==> flow/design.v <==
`timescale 1ns/1ps
`default_nettype none
module adder_1(a, b, c_in, sum, c_out);
input wire a, b, c_in;
output logic sum, c_out;
logic sum0;
logic sum1;
logic carry0;
logic carry1;
always_comb begin
  sum0 = a ^ b;
  sum = sum0 ^ c_in;
  carry0 = a & b;
  carry1 = sum0 & c_in;
  c_out = carry1 | carry0; 
end
endmodule
`timescale 1ns/1ps
`default_nettype none
module eight_input_adder(neighbors, sum);
input  wire [7:0] neighbors;
output logic [3:0] sum;
logic s1, c1, s2, c2, s3, c3, c4, s4, c5, c6;
adder_1 FA1 (.a(neighbors[0]), .b(neighbors[1]), .c_in(neighbors[2]), .sum(s1), .c_out(c1));
adder_1 FA2 (.a(neighbors[3]), .b(neighbors[4]), .c_in(neighbors[5]), .sum(s2), .c_out(c2));
adder_1 FA3 (.a(s1), .b(s2), .c_in(neighbors[6]), .sum(s3), .c_out(c3));
adder_1 HA1 (.a(s3), .b(neighbors[7]), .c_in(1'b0), .sum(sum[0]), .c_out(c4));
adder_1 FA4 (.a(c1), .b(c2), .c_in(c3), .sum(s4), .c_out(c5));
adder_1 HA2 (.a(s4), .b(c4), .c_in(1'b0), .sum(sum[1]), .c_out(c6));
adder_1 HA3 (.a(c5), .b(c6), .c_in(1'b0), .sum(sum[2]), .c_out(sum[3]));
endmodule
module equality_comparator(a, b, out);
input wire [3:0] a;
input wire [3:0] b;
output logic out;
logic [3:0] xor_out;
always_comb begin
    xor_out = a ^ b;
    out = ~xor_out[0] & ~xor_out[1] & ~xor_out[2] & ~xor_out[3];
end
endmodule
`default_nettype none
`timescale 1ns/1ps
module conway_cell(clk, rst, ena, state_0, state_d, state_q, neighbors);
input wire clk;
input wire rst;
input wire ena;
input wire state_0;
output logic state_d;
output logic state_q;
input wire [7:0] neighbors;
logic [3:0] sum;
eight_input_adder eight_input_adder_inst (.neighbors(neighbors), .sum(sum));
logic three_neighbors;
logic two_neighbors;
logic two_or_three_neighbors;
equality_comparator two_neighbors_comparator (.a(sum), .b(4'b0010), .out(two_neighbors));
equality_comparator three_neighbors_comparator (.a(sum), .b(4'b0011), .out(three_neighbors));
always_comb begin
	two_or_three_neighbors = three_neighbors | two_neighbors;
	state_d = (~ state_q & three_neighbors) | (state_q & two_or_three_neighbors);
end
always_ff @(posedge clk) begin : delay
	state_q <= rst ? state_0 : (ena ? state_d : state_q);
end 
endmodule
`default_nettype none  
module main(clk, rst, ena, state_0, cells);
parameter N = 16;  
parameter M = N + 2;  
input wire clk;
input wire rst;
input wire ena;
input wire [N*N-1:0] state_0;
output logic [N*N-1:0] cells;
wire [M*M-1:0] bordered_cells_q;  
wire [M*M-1:0] bordered_cells_d;
logic [M*M-1:0] bordered_cells_0;  
function int cell_index(int i, int j);
  cell_index = M*j + i;
endfunction
generate
  genvar i;
  genvar j;
  for (i = 0; i < M; i = i + 1) begin : cells_x
    for (j = 0; j < M; j = j + 1) begin : cells_y
      if ( (i > 0) && (i < (M-1)) && (j > 0) && (j < (M-1)) ) begin
        assign bordered_cells_0[cell_index(i, j)] = state_0[N*(j-1) + (i-1)];
        conway_cell CELL(
          .clk(clk), .rst(rst), .ena(ena),
          .neighbors({
            bordered_cells_q[cell_index(i-1, j-1)],
            bordered_cells_q[cell_index(i-1, j  )],
            bordered_cells_q[cell_index(i-1, j+1)],
            bordered_cells_q[cell_index(i  , j+1)],
            bordered_cells_q[cell_index(i+1, j+1)],
            bordered_cells_q[cell_index(i+1, j  )],
            bordered_cells_q[cell_index(i+1, j-1)],
            bordered_cells_q[cell_index(i  , j-1)]
          }),
          .state_0(bordered_cells_0[cell_index(i, j)]),
          .state_d(bordered_cells_d[cell_index(i, j)]),
          .state_q(bordered_cells_q[cell_index(i, j)])
        );
      end else begin  
        assign bordered_cells_0[cell_index(i,j)] = 1'b0;
        assign bordered_cells_q[cell_index(i,j)] = bordered_cells_0[cell_index(i,j)];
        assign bordered_cells_d[cell_index(i,j)] = 0;
      end
    end
  end
  for (i = 0; i < N; i = i + 1) begin : unborder
    always_comb begin
        cells[N*(i+1)-1:N*i] = bordered_cells_q[M*(i+2)-2:M*(i+1)+1];
    end
  end
endgenerate
endmodule
`default_nettype wire  
# From RTL to reports: main

What the tools print for main, step after step.
Line numbers count from 1 in the design file above.
Operators carry their Yosys type and port widths (W data, S select, Z words).
Library cell names are shortened.
Not given: n/a

Top module: main
Clock port: clk
Cell library: sky130hd
Library corner: tt_025C_1v80

# Word-level counts

Yosys after proc, flatten, opt, wreduce and memory -nomap, before mapping. Memory bits, and registers merged into a memory's read port (data or address), are not among the register bits. Print and check cells are not counted. Equal cells are merged and count once.

Mux-type cells: 512
Bitwise gates (word level): 9706
Reductions and logical operators: 1

Operators with widths:

| kind               | number |
| $and A1 B1 Y1      | 4274 |
| $xor A1 B1 Y1      | 2292 |
| $not A1 Y1         | 1503 |
| $or A1 B1 Y1       | 1381 |
| $not A2 Y2         | 256 |
| $mux W1            | 512 |
| $reduce_bool A2 Y1 | 1 |

Bits in registers: 256
Bits of input ports: 259
Output and inout port bits: 256
Elaborated cells: 10475

# Depth

Yosys ltp: most cells in a row. Word level: on the elaborated netlist, between registers, memories and ports. Mapped: between sequential cells and ports; inverters and the memories' decode and read muxes count.

Depth after elaboration: 17
ABC_AREA: 0
Mapped depth: 9
Gate-level depth less buffers: 9

# After synthesis

The flow's flattened synthesis, as Yosys stat reports it; memories are mapped. The netlist is that of the ABC_AREA named above (0 if unset); the other value can give another one.
Totals and module areas in this step are rounded.

Mapped cells: 4978
Cell area after synthesis: 49920 um^2
Sequential part of the area: 7687 um^2
Flip-flop cells: 256
Buffer cells: 312

Cells by type:

| cell     | number | total area (um^2) |
| fa_1     | 900    | 1.8E+04 |
| ha_1     | 779    | 9.75E+03 |
| edfxtp_1 | 256    | 7.69E+03 |
| inv_1    | 1738   | 6.52E+03 |
| or4b_1   | 220    | 2.2E+03 |
| buf_4    | 259    | 1.94E+03 |
| o21ai_1  | 221    | 1.11E+03 |
| nor2_1   | 251    | 942.154 |
| nand2_1  | 248    | 930.893 |
| o41ai_1  | 23     | 201.443 |
| buf_6    | 17     | 191.434 |
| buf_2    | 29     | 145.139 |
| or4b_4   | 4      | 55.053 |
| a32o_1   | 5      | 50.048 |
| o21ai_2  | 4      | 35.034 |
| nand2b_1 | 5      | 31.28 |
| a22o_1   | 3      | 26.275 |
| clkbuf_1 | 7      | 26.275 |

Other cell types: 4; their cells: 9.
The figures by module come from a second, unflattened synthesis with its own total; it is not the netlist above.

Cell total of the unflattened synthesis: 6145
Area total of the unflattened synthesis: 77200 um^2

Each row is one instance without its submodules.

By module:

| module              | instances | cells | area (um^2) | sequential area (um^2) |
| adder_1             | 1792      | 1     | 20.0        | 0.0 |
| equality_comparator | 512       | 5     | 47.5        | 0.0 |
| conway_cell         | 256       | 6     | 62.6        | 30.0 |
| eight_input_adder   | 256       | 1     | 3.8         | 0.0 |
| main                | 1         | 1     | 3.8         | 0.0 |

# Timing after synthesis

Path of least setup slack by OpenSTA after synthesis, without wires, with an ideal clock, recovery checks aside; 20% of the period is set as input and as output delay. Where synthesis merged equal registers, the netlist keeps one of their names.

Path kind: input to register
From: input port rst
To: register cells_x[10].cells_y[10].genblk1.CELL.state_q
Period: 5.0 ns
External input delay: 1.000 ns
Setup time: 0.511 ns
Launch time at the first pin: 1.000 ns
Arrival: 4.551 ns
Required time: 4.489 ns
Path slack: -0.062 ns
Path delay: 4.062 ns
Stages on the path: 4
Buffers on the path: 3
Period reached after synthesis: 5.062 ns

"path delay" is the arrival time less input delay plus setup time.
"stages on the path" counts driving pins, that of a launching flip-flop among them; a cell with two outputs on the path counts twice.
"period reached after synthesis" = period - worst setup slack (recovery checks aside). The figure is calculated, with input and output delays left at 20% of the set period.
The rows between start and end are the longest chain of elaborated cells between them; the timing report does not say that the signal goes this way. Where chains are equally long, one stands for them.
A line is the first line of the expression or statement that the cell stems from. Yosys adds cells for indexed reads and writes and turns some case tables into memories.
Only ways into the end's enable, where the timed path ends, are counted here.

Cells stage by stage: buf_6 > buf_4 > buf_2 > or2_2
Length of the longest elaborated chain: 1
Elaborated cells on any way between the ends: 1
RTL lines with such cells: 0
Those cells by class: reduce/logical (1)

Ends and longest elaborated chain, after synthesis:

| element            | line | source |
| start: declaration | 72   | `input wire rst;` |
| $reduce_bool A2 Y1 | n/a  |  |
| end: assignment    | 64   | `state_q <= rst ? state_0 : (ena ? state_d : state_q);` |
| end: declaration   | 50   | `output logic state_q;` |

# Timing after layout

From the final timing report of job 1: the path of least setup slack in the routed layout; clock arrival at registers is part of the times.

Path kind: register to register
From: register cells_x[11].cells_y[9].genblk1.CELL.state_q
To: register cells_x[10].cells_y[8].genblk1.CELL.state_q
Period: 3.66 ns
Setup time: 0.15 ns
Launch time at the first pin: 0.60 ns
Arrival: 3.83 ns
Required time: 4.12 ns
Path slack: 0.29 ns
Stages on the path: 12
Buffers on the path: 2

The rows between start and end are the longest chain of elaborated cells between them; the timing report does not say that the signal goes this way. Where chains are equally long, one stands for them.

Cells stage by stage: edfxtp_1 > buf_6 > buf_4 > fa_1 > inv_1 > fa_2 > fa_1 > inv_1 > ha_2 > ha_4 > or4b_1 > o21ai_1
Length of the longest elaborated chain: 17
Elaborated cells on any way between the ends: 39
RTL lines with such cells: 9
Those cells by class: mux (2); logic (37)

Ends and longest elaborated chain, post-layout:

| element                    | line | source |
| start: declaration         | 50   | `output logic state_q;` |
| start: assignment          | 64   | `state_q <= rst ? state_0 : (ena ? state_d : state_q);` |
| $xor A1 B1 Y1              | 11   | `sum0 = a ^ b;` |
| $xor A1 B1 Y1              | 12   | `sum = sum0 ^ c_in;` |
| $xor A1 B1 Y1              | 11   |  |
| $and A1 B1 Y1              | 14   | `carry1 = sum0 & c_in;` |
| $or A1 B1 Y1               | 15   | `c_out = carry1 \| carry0;` |
| $xor A1 B1 Y1              | 12   |  |
| $xor A1 B1 Y1              | 11   |  |
| $not A2 Y2                 | n/a  |  |
| $not A1 Y1                 | 39   | `out = ~xor_out[0] & ~xor_out[1] & ~xor_out[2] & ~xor_out[3];` |
| $and A1 B1 Y1 (3 in a row) | 39   |  |
| $or A1 B1 Y1               | 60   | `two_or_three_neighbors = three_neighbors \| two_neighbors;` |
| $and A1 B1 Y1              | 61   | `state_d = (~ state_q & three_neighbors) \| (state_q & two_or_three_neighbors);` |
| $or A1 B1 Y1               | 61   |  |
| $mux W1 (2 in a row)       | 64   |  |
| end: assignment            | 64   |  |
| end: declaration           | 50   |  |

# Flow runs of main

main through Yosys and OpenROAD on sky130hd: 2 stored runs, unordered, with their settings and measured results. The constraints put input and output delay at 20% of the set period each and load the outputs with 0.01 pF.
"period reached" is the run's clock period less its worst setup slack. It is reckoned from that one timing run; input and output delays stay at 20% of the period that was set.
Results are given in rounded form.

## Job 1

==> flow/run.sh <==
#!/bin/bash
# the make line also repeats the synthesis and layout settings of config.mk as NAME=value (left out here)
make -C /OpenROAD-flow-scripts/flow DESIGN_CONFIG=/design/flow/config.mk WORK_HOME=/design/flow/orfs CLKGATE_MAP_FILE= finish
==> flow/config.mk <==
export PLATFORM = sky130hd
export DESIGN_NAME = main
export DESIGN_NICKNAME = main
export VERILOG_FILES = /design/flow/design.v
export SDC_FILE = /design/flow/constraint.sdc
export NUM_CORES = 4
export LEC_CHECK = 0
export CAP_MARGIN = 20
export CORE_MARGIN = 2
export CORE_UTILIZATION = 45
export PLACE_DENSITY = 0.6
export SETUP_SLACK_MARGIN = 0.97
export SLEW_MARGIN = 20
==> flow/constraint.sdc <==
create_clock -name core_clock -period 3.66 [get_ports {clk}]
set_input_delay 0.7320 -clock core_clock [delete_from_list [all_inputs] [get_ports {clk}]]
set_output_delay 0.7320 -clock core_clock [all_outputs]
set_load 0.01 [all_outputs]

| result of job 1 | value |
|---|---|
| worst-case hold slack | 0.721 ns |
| standard-cell area after layout | 69530 um^2 |
| post-synthesis cell area | 49920 um^2 |
| area of the die | 113600 um^2 |
| utilization after layout | 63.0 % |
| summed negative setup slack | 0.000 ns |
| worst slack on setup checks | 0.291 ns |
| period reached | 3.369 ns |

## Job 2

==> flow/run.sh <==
#!/bin/bash
# the make line also repeats the synthesis and layout settings of config.mk as NAME=value (left out here)
make -C /OpenROAD-flow-scripts/flow DESIGN_CONFIG=/design/flow/config.mk WORK_HOME=/design/flow/orfs CLKGATE_MAP_FILE= finish
==> flow/config.mk <==
export PLATFORM = sky130hd
export DESIGN_NAME = main
export DESIGN_NICKNAME = main
export VERILOG_FILES = /design/flow/design.v
export SDC_FILE = /design/flow/constraint.sdc
export NUM_CORES = 4
export LEC_CHECK = 0
export ABC_AREA = 1
export CAP_MARGIN = 30
export CORE_MARGIN = 10
export CORE_UTILIZATION = 57
export CTS_CLUSTER_DIAMETER = 68
export CTS_CLUSTER_SIZE = 34
export MIN_ROUTING_LAYER = met2
export PLACE_DENSITY_LB_ADDON = 0.07
export SETUP_SLACK_MARGIN = 0.22
export SLEW_MARGIN = 20
==> flow/constraint.sdc <==
create_clock -name core_clock -period 2.23 [get_ports {clk}]
set_input_delay 0.4460 -clock core_clock [delete_from_list [all_inputs] [get_ports {clk}]]
set_output_delay 0.4460 -clock core_clock [all_outputs]
set_load 0.01 [all_outputs]

| result of job 2 | value |
|---|---|
| worst-case hold slack | 0.423 ns |
| standard-cell area after layout | 69740 um^2 |
| post-synthesis cell area | 52100 um^2 |
| area of the die | 103900 um^2 |
| utilization after layout | 77.2 % |
| summed negative setup slack | -171.0 ns |
| worst slack on setup checks | -0.774 ns |
| period reached | 3.004 ns |
